==> flow/design.v <==
module UART_Tx
(
   input       i_Clock		,
   input       i_Reset		,	 
   input       i_TX_DV		,
   input [7:0] i_TX_Byte	,
   output reg  o_TX_Serial	,
   output      o_TX_Done
 );
  parameter CLKS_PER_BIT =       5;
  parameter IDLE         =  3'b000;
  parameter TX_START_BIT =  3'b001;
  parameter TX_DATA_BITS =  3'b010;
  parameter TX_STOP_BIT  =  3'b011;
  parameter CLEANUP      =  3'b100;
  reg [ 2:0] r_SM_Main     ;
  reg [12:0] r_Clock_Count ;
  reg [ 2:0] r_Bit_Index   ;
  reg [ 7:0] r_TX_Data     ;
  reg        r_TX_Done     ;
  reg        r_TX_Active   ;
  always @(posedge i_Clock)
  begin
    if (i_Reset)
    begin
      r_SM_Main     <= IDLE;
      r_Clock_Count <= 0;
      r_Bit_Index   <= 0;
      r_TX_Data     <= 0;
      r_TX_Done     <= 1'b0;
      r_TX_Active   <= 1'b0;
      o_TX_Serial   <= 1'b1;
    end
    else
    case (r_SM_Main)
      IDLE :
        begin
          o_TX_Serial   <= 1'b1;          
          r_TX_Done     <= 1'b0;
          r_Clock_Count <= 0;
          r_Bit_Index   <= 0;
          if (i_TX_DV)
          begin
            r_TX_Active <= 1'b1;
            r_TX_Data   <= i_TX_Byte;
            r_SM_Main   <= TX_START_BIT;
          end
          else
            r_SM_Main <= IDLE;
        end  
      TX_START_BIT :
        begin
          o_TX_Serial <= 1'b0;
          if (r_Clock_Count < CLKS_PER_BIT-1)
          begin
            r_Clock_Count <= r_Clock_Count + 1;
            r_SM_Main     <= TX_START_BIT;
          end
          else
          begin
            r_Clock_Count <= 0;
            r_SM_Main     <= TX_DATA_BITS;
          end
        end  
      TX_DATA_BITS :
        begin
          o_TX_Serial <= r_TX_Data[r_Bit_Index];
          if (r_Clock_Count < CLKS_PER_BIT-1)
          begin
            r_Clock_Count <= r_Clock_Count + 1;
            r_SM_Main     <= TX_DATA_BITS;
          end
          else
          begin
            r_Clock_Count <= 0;
            if (r_Bit_Index < 7)
            begin
              r_Bit_Index <= r_Bit_Index + 1;
              r_SM_Main   <= TX_DATA_BITS;
            end
            else
            begin
              r_Bit_Index <= 0;
              r_SM_Main   <= TX_STOP_BIT;
            end
          end
        end  
      TX_STOP_BIT :
        begin
          o_TX_Serial <= 1'b1;
          if (r_Clock_Count < CLKS_PER_BIT-1)
          begin
            r_Clock_Count <= r_Clock_Count + 1;
            r_SM_Main     <= TX_STOP_BIT;
          end
          else
          begin
            r_TX_Done     <= 1'b1;
            r_Clock_Count <= 0;
            r_SM_Main     <= CLEANUP;
            r_TX_Active   <= 1'b0;
          end
        end  
      CLEANUP :
        begin
          r_TX_Done <= 1'b1;
          r_SM_Main <= IDLE;
        end
      default :
        r_SM_Main <= IDLE;
    endcase
  end
  assign o_TX_Done   = r_TX_Done;
endmodule
module hcsr04
(
	input  					clk			,
	input  					rst			,	 
	input  					echoPin		,	 
	output reg 				trigPin		,	 
	output wire [11:0]	o_distance	, 	 
	output reg 				M_end				 
);
localparam [11:0] TRIG_LEN    = 12'd5;      
localparam [11:0] PERIOD      = 12'd3000;   
localparam [11:0] COUNTER_1CM = 12'd4;      
reg [11:0] 	counter			 ;  
reg [11:0]	echoHighCounter ;  
reg [11:0]  distance;
reg [11:0]  cnt_n;
reg [11:0]  dist_n;
reg         mend_n;
always@(posedge clk)
begin
	if (rst)
	begin
		counter         <= 0;
		echoHighCounter <= 0;
		distance        <= 0;
		M_end           <= 0;
		trigPin         <= 0;
	end
	else
	begin
		cnt_n  = counter + 1;
		dist_n = distance;
		mend_n = M_end;
		if(cnt_n <= TRIG_LEN)
			trigPin <= 1;
		else
			trigPin <= 0;
		if(echoPin)
			echoHighCounter <= echoHighCounter + 1;
		else
		begin
			if(echoHighCounter!=0)
			begin
				dist_n = echoHighCounter;
				echoHighCounter <= 0;
				if(dist_n >= 5*COUNTER_1CM && dist_n <= 180*COUNTER_1CM) mend_n = 1;
				else mend_n = 0;
			end
		end
		if(cnt_n == PERIOD)
		begin
			cnt_n  = 0;
			mend_n = 0;
		end
		counter  <= cnt_n;
		distance <= dist_n;
		M_end    <= mend_n;
	end
end
assign o_distance = distance;
endmodule
module PWM_generator
(
	input 					clk	,
	input 					rst	,	 
	input  		[27:0] 	duty	,	 
	output reg 	[ 3:0] 	IN			 
);
reg [12:0] counter;
reg [12:0] cnt_n;
always@(posedge clk)
begin
	if (rst)
	begin
		counter <= 0;
		IN      <= 4'b0000;
	end
	else
	begin
		cnt_n = counter + 1;
		if(cnt_n <= 62*duty[6:0])
			IN[0] <= 1;
		else
			IN[0] <= 0;
		if(cnt_n <= 62*duty[13:7])
			IN[1] <= 1;
		else
			IN[1] <= 0;
		if(cnt_n <= 62*duty[20:14])
			IN[2] <= 1;
		else
			IN[2] <= 0;
		if(cnt_n <= 62*duty[27:21])
			IN[3] <= 1;
		else
			IN[3] <= 0;
		if(cnt_n == 6200)
			counter <= 0;
		else
			counter <= cnt_n;
	end
end
endmodule
module algoritamKretanja
(
	input 				clk,
	input 				rst,		 
	input 		 [11:0] USR,		 
	input 		 [11:0]	USL,		 
	input 		 [11:0]	USM,		 
	input 				endR,		 
	input 				endL,		 
	input 				endM,		 
	output 	reg			TxEnable,	 
	output 	reg [ 7:0] 	TxData,		 
	output 	reg [27:0]	duty,		 
	output 	reg led,
	output 	reg buzzer
);
localparam [16:0] IDLE_WAIT     = 17'd50000;    
localparam [16:0] SENDINIT_WAIT = 17'd105;      
localparam [ 6:0] SENDINIT_MSG2 = 7'd100;       
localparam [ 6:0] SENDINIT_END  = 7'd101;
localparam [16:0] WAIT_LEFT     = 17'd3001;     
localparam [11:0] SEND_PERIOD   = 12'd3000;     
localparam [16:0] straight      = 17'd70500;    
localparam [16:0] turningTime   = 17'd55000;    
localparam [16:0] pause         = 17'd50000;    
localparam [16:0] turnTime      = 17'd80000;    
localparam [16:0] END_BLINK     = 17'd25000;    
localparam [ 5:0] numberOfMeasures = 6'd32;     
localparam        SHIFT         = 2;            
reg [16:0] 	statesCounter 	 ;	 
reg [11:0] 	counterSending 	 ;	 
reg [ 6:0] 	countSendingINIT ;	 
reg [16:0]  countSendingTurns;	 
reg [ 7:0] distanceL ;
reg [ 7:0] distanceD ;
reg [ 7:0] distanceS ;
reg [ 7:0]  initS	 ;		 
reg 		initEnd	 ;		 
reg [ 5:0]  NMeasures;		 
reg [13:0]	sum		 ;		 
reg [ 2:0] 	STATE;
parameter IDLE 				= 3'b000;
parameter INIT 				= 3'b001;
parameter sendingINIT 		= 3'b010;
parameter STRAIGHT 			= 3'b011;
parameter turningRIGHT 		= 3'b100;
parameter turningLEFT		= 3'b101;
parameter TURN 				= 3'b110;
parameter END 				= 3'b111;
parameter initialization 	= 3'd1;
parameter turnedRight 		= 3'd2;
parameter turnedLeft 		= 3'd3;
parameter turned 			= 3'd4;
reg [7:0] turns;	 
reg [7:0] turning;	 
reg [2:0] index;	 
wire rightBigger;
wire leftBigger;
wire centralSmaller9;
wire centralBigger43;
assign rightBigger = distanceD > 21;
assign leftBigger = distanceL > 21;
assign centralBigger43 = distanceS > 43;
assign centralSmaller9 = distanceS <= 9;
reg endR_q, endL_q, endM_q;
reg [ 5:0] nm_n;
reg [ 7:0] ds_n;
reg [13:0] sum_n;
always@(posedge clk)
begin
	if (rst)
	begin
		endR_q    <= 0;
		endL_q    <= 0;
		endM_q    <= 0;
		distanceD <= 0;
		distanceL <= 0;
		distanceS <= 0;
		NMeasures <= 0;
		sum       <= 0;
		initS     <= 0;
		initEnd   <= 0;
	end
	else
	begin
		endR_q <= endR;
		endL_q <= endL;
		endM_q <= endM;
		if (endR && !endR_q)
			distanceD <= USR >> SHIFT;
		if (endL && !endL_q)
			distanceL <= USL >> SHIFT;
		if (endM && !endM_q)
		begin
			if(STATE == INIT)
			begin
				nm_n  = NMeasures + 1;
				ds_n  = USM >> SHIFT;
				sum_n = sum + ds_n;
				NMeasures <= nm_n;
				distanceS <= ds_n;
				sum       <= sum_n;
				if(nm_n == numberOfMeasures)
				begin
					initS   <= sum_n >> 5;	 
					initEnd <= 1;
				end
			end
			else
			begin
				sum       <= 0;
				NMeasures <= 0;
				distanceS <= USM >> SHIFT;
				initEnd   <= 0;
			end
		end
	end
end
reg [16:0] sc_n;
reg [ 2:0] idx_n;
reg [ 7:0] turns_n;
reg [ 7:0] turning_n;
always@(posedge clk)
begin
	if (rst)
	begin
		STATE         <= IDLE;
		duty          <= 28'd0;
		statesCounter <= 0;
		index         <= 0;
		turns         <= 0;
		turning       <= 0;
		led           <= 0;
		buzzer        <= 0;
	end
	else
	begin
		sc_n      = statesCounter;
		idx_n     = index;
		turns_n   = turns;
		turning_n = turning;
		case(STATE)
			IDLE:
			begin
				sc_n = statesCounter + 1;
				duty <= {7'd0, 7'd0, 7'd0, 7'd0};
				if(sc_n == IDLE_WAIT)
				begin
					STATE <= INIT;
					sc_n  = 0;
				end
			end
			INIT:
			begin
				duty <= {7'd0, 7'd0, 7'd0, 7'd0};
				if(initEnd) STATE <= sendingINIT;
			end
			sendingINIT:
			begin
				duty <= {7'd0, 7'd0, 7'd0, 7'd0};
				sc_n = statesCounter + 1;
				if(statesCounter == SENDINIT_WAIT)
				begin
					STATE <= STRAIGHT;
					sc_n  = 0;
				end
			end
			STRAIGHT:
			begin
				if(turning[index]==0)
				begin
					if(!leftBigger && !rightBigger && !centralSmaller9) followLeft;
					else if(leftBigger && centralBigger43 && distanceD > 11 && !rightBigger) STATE <= END;
					else if(leftBigger || rightBigger)
					begin
						if(centralBigger43)		 
						begin
							idx_n = index + 1;
							turning_n[idx_n] = 0;
							turns_n[idx_n] = leftBigger ? 1'b0 : 1'b1;
						end
						STATE <= leftBigger ? turningLEFT : turningRIGHT;
					end
					else if(!leftBigger && !rightBigger && centralSmaller9)
						STATE <= TURN;
				end
				else	 
				begin
					case({rightBigger, leftBigger, centralBigger43})
						3'b110:
						begin
							idx_n = index - 1;
							if(turns[index] == 1)
								STATE <= turningRIGHT;
							else
								STATE <= turningLEFT;
						end
						3'b100: STATE <= turningRIGHT;
						3'b010:
						begin
							sc_n = statesCounter + 1;
							if(sc_n == WAIT_LEFT)
							begin
								STATE <= turningLEFT;
								sc_n  = 0;
							end
						end
						3'b000:
						begin
							if(centralSmaller9) STATE <= TURN;
						end
						3'b101, 3'b001: followLeft;
						3'b011: followRight;
						default: ;
					endcase
				end
			end
			turningLEFT:
			begin
				sc_n = statesCounter + 1;
				if(statesCounter <= straight)
					duty <= {7'd60, 7'd60, 7'd0, 7'd0};
				else if(statesCounter > straight && statesCounter < straight + turningTime)
					duty <= {7'd80, 7'd0, 7'd0, 7'd0};
				else if (statesCounter == straight + turningTime)
				begin
					sc_n  = 0;
					STATE <= IDLE;
					duty  <= {7'd0, 7'd0, 7'd0, 7'd0};
				end
			end
			turningRIGHT:
			begin
				sc_n = statesCounter + 1;
				if(statesCounter <= straight)
					duty <= {7'd60, 7'd60, 7'd0, 7'd0};
				else if(statesCounter > straight && statesCounter < straight + turningTime)
					duty <= {7'd0, 7'd80, 7'd0, 7'd0};
				else if (statesCounter == straight + turningTime)
				begin
					sc_n  = 0;
					STATE <= IDLE;
					duty  <= {7'd0, 7'd0, 7'd0, 7'd0};
				end
			end
			TURN:
			begin
				sc_n = statesCounter + 1;
				if(statesCounter <= pause)
					duty <= {7'd0, 7'd0, 7'd0, 7'd0};
				else if(statesCounter > pause && statesCounter < pause + turnTime)
					duty <= {7'd0, 7'd65, 7'd75, 7'd0};
				else if (statesCounter == pause + turnTime)
				begin
					sc_n  = 0;
					STATE <= IDLE;
					turning_n[index] = 1;
				end
			end
			END:
			begin
				duty <= {7'd0, 7'd0, 7'd0, 7'd0};
				sc_n = statesCounter + 1;
				if(statesCounter == END_BLINK)
				begin
					led    <= !led;
					buzzer <= !buzzer;
					sc_n   = 0;
				end
			end
			default:
				STATE <= IDLE;
		endcase
		statesCounter <= sc_n;
		index         <= idx_n;
		turns         <= turns_n;
		turning       <= turning_n;
	end
end
task followLeft;
	begin
		if(distanceL == 11)	  duty <= {7'd55, 7'd55, 7'd0, 7'd0};
		if(distanceL < 11) 	  duty <= {7'd55, 7'd65, 7'd0, 7'd0};
		else if(distanceL > 11) duty <= {7'd65, 7'd55, 7'd0, 7'd0};
	end
endtask
task followRight;
	begin
		if(distanceD == 11)	  duty <= {7'd55, 7'd55, 7'd0, 7'd0};
		if(distanceD < 11) 	  duty <= {7'd65, 7'd55, 7'd0, 7'd0};
		else if(distanceD > 11) duty <= {7'd55, 7'd65, 7'd0, 7'd0};
	end
endtask
reg [ 6:0] csi_n;
reg [16:0] cst_n;
always@(posedge clk)
begin
	if (rst)
	begin
		TxEnable          <= 0;
		TxData            <= 0;
		counterSending    <= 0;
		countSendingINIT  <= 0;
		countSendingTurns <= 0;
	end
	else
	case(STATE)
		sendingINIT:
		begin
			csi_n = countSendingINIT + 1;
			countSendingINIT <= csi_n;
			if(csi_n == 1)
			begin
				TxData 	<= initialization;
				TxEnable <= 1;
			end
			else if(csi_n == SENDINIT_MSG2)
			begin
				TxData 	<= initS;
				TxEnable <= 1;
			end
			else if(csi_n == SENDINIT_END)
			begin
				TxEnable 		 <= 0;
				counterSending	 <= 0;
			end
			else TxEnable <= 0;
		end
		STRAIGHT:
		begin
			countSendingTurns <= 0;
			if(counterSending == SEND_PERIOD)
			begin
				TxData 			 <= distanceS;
				TxEnable 		 <= 1;
				counterSending	 <= 0;
				countSendingINIT <= 0;
			end
			else
			begin
				counterSending <= counterSending + 1;
				TxEnable <= 0;
			end
		end
		turningLEFT, turningRIGHT:
		begin
			cst_n = countSendingTurns + 1;
			countSendingTurns <= cst_n;
			if(cst_n <= straight)	 
			begin
				if(counterSending == SEND_PERIOD)
				begin
					TxData 			<= distanceS;
					TxEnable 		<= 1;
					counterSending	<= 0;
				end
				else
				begin
					counterSending <= counterSending + 1;
					TxEnable <= 0;
				end
			end
			else
			begin
				if(TxData != ((STATE == turningLEFT) ? turnedLeft : turnedRight))	 
				begin
					TxData 	<= (STATE == turningLEFT) ? turnedLeft : turnedRight;
					TxEnable <= 1;
				end
				else TxEnable <= 0;
			end
		end
		TURN:
		begin
			if(TxData != turned)
			begin
				TxData 	<= turned;
				TxEnable <= 1;
			end
			else TxEnable <= 0;
		end
		default: ;
	endcase
end
endmodule
module labyrinth_car
(
	input  		 clk	,
	input  		 rst	,	 
	input  		 echoR,
	input  		 echoL,
	input  		 echoM,
	output 		 trigR,	 
	output 		 trigL,
	output 		 trigM,
	output 		 Tx	,
	output [3:0] motors_PWM,
	output 		 led,
	output 		 buzzer
);
wire [ 7:0] dataTransmit;
wire 			TxEnable 	;
wire [11:0] distanceR	;
wire [11:0] distanceL	;
wire [11:0] distanceM	;
wire 			endR 			;
wire 			endL			;
wire 			endM			;
wire [27:0]	duty			;
UART_Tx UART_Transmitter(
	.i_Clock(clk)        	,
	.i_Reset(rst)        	,
	.i_TX_DV(TxEnable)     	,
	.i_TX_Byte(dataTransmit),
	.o_TX_Serial(Tx) 		,
	.o_TX_Done()
);
algoritamKretanja AK
(
	.clk(clk)		,
	.rst(rst)		,
	.USR(distanceR),
	.USL(distanceL),
	.USM(distanceM),
	.endR(endR)		,
	.endL(endL)		,
	.endM(endM)		,
	.TxEnable(TxEnable)	,
	.TxData(dataTransmit),
	.duty(duty),
	.led(led),
	.buzzer(buzzer)
);
hcsr04 UltrasonicR
(
	.clk(clk)		,
	.rst(rst)		,
	.echoPin(echoR),
	.trigPin(trigR),
	.o_distance(distanceR),
	.M_end(endR)
);
hcsr04 UltrasonicL
(
	.clk(clk)		,
	.rst(rst)		,
	.echoPin(echoL),
	.trigPin(trigL),
	.o_distance(distanceL),
	.M_end(endL)
);
hcsr04 UltrasonicM
(
	.clk(clk)		,
	.rst(rst)		,
	.echoPin(echoM),
	.trigPin(trigM),
	.o_distance(distanceM),
	.M_end(endM)
);
PWM_generator PWM
(
	.clk(clk)	,
	.rst(rst)	,
	.duty(duty)	,
	.IN(motors_PWM)
);
endmodule
Tool chain data of labyrinth_car --
The steps from the RTL of labyrinth_car to its reports follow in flow order. Line numbers count from 1 in the design file above. Operators: Yosys type, input widths -> output width; for muxes data width and select width s. Library cell names are shortened. A cell with - has no value.
Inputs: top module labyrinth_car, clock port clk, cell library sky130hd, corner tt_025C_1v80

After elaboration --
Yosys after proc, flatten, opt, wreduce and memory -nomap, before mapping. Memory bits, and registers merged into a memory's read port (data or address), are not among the register bits. Print and check cells are not counted.
Operators by class: multiplexer cells 129, $add $sub $neg 19, bitwise gates (word level) 15, eq/ne operators 74, shift operators 8, magnitude comparators 30, divide/modulo/power cells 0, $mul 4, reduce/logical cells 69
Operator list (number):
- $mux 28 | 15
- $mul 5x7->12 const A | 4
- $mux 17 | 12
- $mux 8 | 20
- $pmux 28 s5 | 1
- $mux 12 | 11
- $le 13x32->1 | 4
- $pmux 17 s6 | 1
- $add 12x1->12 const B | 7
- $mux 3 | 27
- $pmux 28 s2 | 1
- $eq 12x12->1 const B | 4
- $le 12x10->1 const B | 3
- $le 12x3->1 const B | 3
- $ge 12x5->1 const B | 3
- $reduce_bool 12->1 | 3
- $pmux 12 s3 | 1
- $add 17x1->17 const B | 2
- $le 17x17->1 const B | 2
- $lt 17x17->1 const B | 2
- $eq 17x17->1 const B | 2
- $pmux 17 s2 | 1
- $shift 1x4->8 const A | 4
- $pmux 8 s4 | 1
- $add 13x1->13 const B | 2
- $pmux 13 s2 | 1
- $ne 2x1->1 const B | 12
- $ne 2x2->1 const B | 12
Not listed: further kinds 77, cells in them 187.
Bit counts: flip-flop bits (word level) 323, word width x clocked read ports 0, latch bits 0, memory cells 0, RAM bits 0, cells after elaboration 396, input bits 5, output and inout port bits 10, bits in read-only memories 0

Logic depth --
Depth = most cells in a row (Yosys ltp): at word level without a register or memory, in the mapped netlist without a sequential cell, where the memories' decode and read muxes count.
Depth: depth in word-level cells 12, ABC_AREA 1, mapped depth 24, mapped depth without buffers 24

After synthesis --
Source: synth_stat.txt of the flow (Yosys; design flattened, memories mapped). It holds for the ABC_AREA given above (unset counts as 0); a run with the other value may have another netlist.
Synthesis totals: mapped flip-flops 323, mapped area 20603.5 um^2, sequential area 6466.2 um^2, standard cells after synthesis 2859, buffer cells 75
Cells by type:
- dfxtp_1 | number 323, total area 6.47E+03 um^2
- ha_1 | number 166, total area 2.08E+03 um^2
- nand2_1 | number 512, total area 1.92E+03 um^2
- inv_1 | number 374, total area 1.4E+03 um^2
- nor2_1 | number 337, total area 1.26E+03 um^2
- a21oi_1 | number 238, total area 1.19E+03 um^2
- fa_1 | number 57, total area 1.14E+03 um^2
- o21ai_0 | number 173, total area 865.83 um^2
- nand3_1 | number 137, total area 685.658 um^2
- xor2_1 | number 73, total area 639.363 um^2
- nor3_1 | number 84, total area 420.403 um^2
- nand4_1 | number 66, total area 412.896 um^2
- xnor2_1 | number 32, total area 280.269 um^2
- clkbuf_1 | number 50, total area 187.68 um^2
- nor4_1 | number 21, total area 131.376 um^2
- a211oi_1 | number 16, total area 120.115 um^2
- a31oi_1 | number 15, total area 93.84 um^2
- o21ai_1 | number 18, total area 90.086 um^2
Not listed: further types 43, cells in them 167.

Path before layout --
Path of least setup slack by OpenSTA after synthesis, without wires, with an ideal clock, recovery checks aside; 20% of the period is set as input and as output delay. Where synthesis merged equal registers, the netlist keeps one of their names.
Timing path post-synthesis: path type reg-to-reg, from reg AK.duty[11], to reg PWM.IN[1], delay of the path 4.454 ns, data required time 9.930 ns, arrival time 4.384 ns, path slack 5.546 ns, time at the first pin 0.000 ns, period 10.0 ns, path buffers 0, setup time 0.070 ns, stages on the path 23, period reached after synthesis 4.454 ns
"delay of the path" = arrival - input delay + setup time. "stages on the path": output pins that drive a net of the path, with the launching flip-flop's if there is one; two outputs of one cell count as two. "period reached after synthesis" is the clock period less the worst setup slack; recovery checks do not enter. This is arithmetic on one report: input and output delays are still those of the set period (20% each). Between the ends stands the longest chain of elaborated cells between them, by number of cells; it is not shown to be the way that was timed. Of several equally long chains one is given. A line is the first line of the expression or statement that the cell stems from. Yosys adds cells for indexed reads and writes and turns some case tables into memories. At most two assigning lines are given for a register; there are more.
Between the ends, post-synthesis: path through dfxtp_1 inv_1 fa_1 inv_1 fa_1 inv_1 fa_1 inv_1 ha_1 a21oi_1 nand2_1 a21oi_1 nor2_1 o21ai_0 nand2_1 nand2_1 nand2_1 a21oi_1 xor2_1 ha_1 nand4_1 or4_1 a21oi_1, length of the longest elaborated chain 3, elaborated cells on any way between the ends 3, source lines of those cells 1, those cells by class mul: 1; compare: 1; mux: 1
Ends and longest elaborated chain, post-synthesis:
- from (decl) | line 230 | output reg [27:0] duty,
- from (assign) | line 363 | duty <= {7'd0, 7'd0, 7'd0, 7'd0};
- from (assign) | line 372 | duty <= {7'd0, 7'd0, 7'd0, 7'd0};
- $mul 5x7->12 | line 199 | if(cnt_n <= 62*duty[13:7])
- $le 13x32->1 | line 199
- $mux 1 | line 199
- to (assign) | line 200 | IN[1] <= 1;
- to (assign) | line 202 | IN[1] <= 0;
- to (decl) | line 181 | output reg [ 3:0] IN

Timing after layout --
Path of least setup slack in the final report of entry A (OpenROAD, finished layout, wires in). Where an end is a register, its clock arrival counts in the times.
Timing path post-layout: path type reg-to-reg, from reg AK.duty[11], to reg PWM.IN[1], arrival time 5.48 ns, period 10.0 ns, path slack 4.99 ns, path buffers 0, stages on the path 23, time at the first pin 0.54 ns, data required time 10.47 ns, setup time 0.08 ns
Between the ends stands the longest chain of elaborated cells between them, by number of cells; it is not shown to be the way that was timed. Of several equally long chains one is given. At most two assigning lines are given for a register; there are more.
Between the ends, post-layout: path through dfxtp_1 inv_1 fa_1 inv_1 fa_1 inv_1 fa_1 inv_1 ha_1 a21oi_1 nand2_1 a21oi_1 nor2_1 o21ai_0 nand2_1 nand2_1 nand2_1 a21oi_1 xor2_1 ha_1 nand4_1 or4_1 a21oi_1, length of the longest elaborated chain 3, elaborated cells on any way between the ends 3, source lines of those cells 1, those cells by class mul: 1; compare: 1; mux: 1
Ends and longest elaborated chain, post-layout:
- from (decl) | line 230 | output reg [27:0] duty,
- from (assign) | line 363 | duty <= {7'd0, 7'd0, 7'd0, 7'd0};
- from (assign) | line 372 | duty <= {7'd0, 7'd0, 7'd0, 7'd0};
- $mul 5x7->12 | line 199 | if(cnt_n <= 62*duty[13:7])
- $le 13x32->1 | line 199
- $mux 1 | line 199
- to (assign) | line 200 | IN[1] <= 1;
- to (assign) | line 202 | IN[1] <= 0;
- to (decl) | line 181 | output reg [ 3:0] IN

Subject: flow runs of labyrinth_car

Hi,

Stored flow runs of labyrinth_car (3 of them; Yosys, OpenROAD, sky130hd). They differ in their settings and are not a sequence. Constraints: input delay and output delay 20% of the set period each, output load 0.01 pF.
"total power of the final layout" rests on the timing tool's default activity at the inputs, not on a simulated workload.

* Entry A | settings: ABC_AREA 1; CAP_MARGIN 10; CORE_ASPECT_RATIO 0.79; CORE_MARGIN 10; CORE_UTILIZATION 40; GPL_ROUTABILITY_DRIVEN 0; GPL_TIMING_DRIVEN 0; MAX_ROUTING_LAYER met4; period_ns 10.0; SLEW_MARGIN 20 | results: overall die area 61049.5 um^2; standard-cell area after routing 22955.8 um^2; utilization after layout 45.4%; mapped cell area after synthesis 20603.5 um^2; worst setup slack after layout 4.994 ns; total power of the final layout 0.002966 W; final worst hold slack 0.426 ns
* Entry B | settings: ABC_AREA 1; CAP_MARGIN 35; CELL_PAD_IN_SITES_DETAIL_PLACEMENT 2; CELL_PAD_IN_SITES_GLOBAL_PLACEMENT 2; CORE_ASPECT_RATIO 0.6; CORE_MARGIN 7; CORE_UTILIZATION 50; GPL_ROUTABILITY_DRIVEN 0; GPL_TIMING_DRIVEN 1; PLACE_DENSITY_LB_ADDON 0.25; SLEW_MARGIN 25; period_ns 4.64 | unfinished; error FLW-0024 in placement
* Entry C | settings: ABC_AREA 1; CELL_PAD_IN_SITES_DETAIL_PLACEMENT 0; CORE_MARGIN 9; CORE_UTILIZATION 43; GPL_TIMING_DRIVEN 0; PLACE_DENSITY_LB_ADDON 0.02; SETUP_SLACK_MARGIN -0.44; SLEW_MARGIN 30; period_ns 7.33; CAP_MARGIN 20 | results: overall die area 56119.2 um^2; standard-cell area after routing 22887.0 um^2; utilization after layout 48.7%; mapped cell area after synthesis 20603.5 um^2; worst setup slack after layout 2.411 ns; total power of the final layout 0.004051 W; final worst hold slack 0.423 ns

Regards
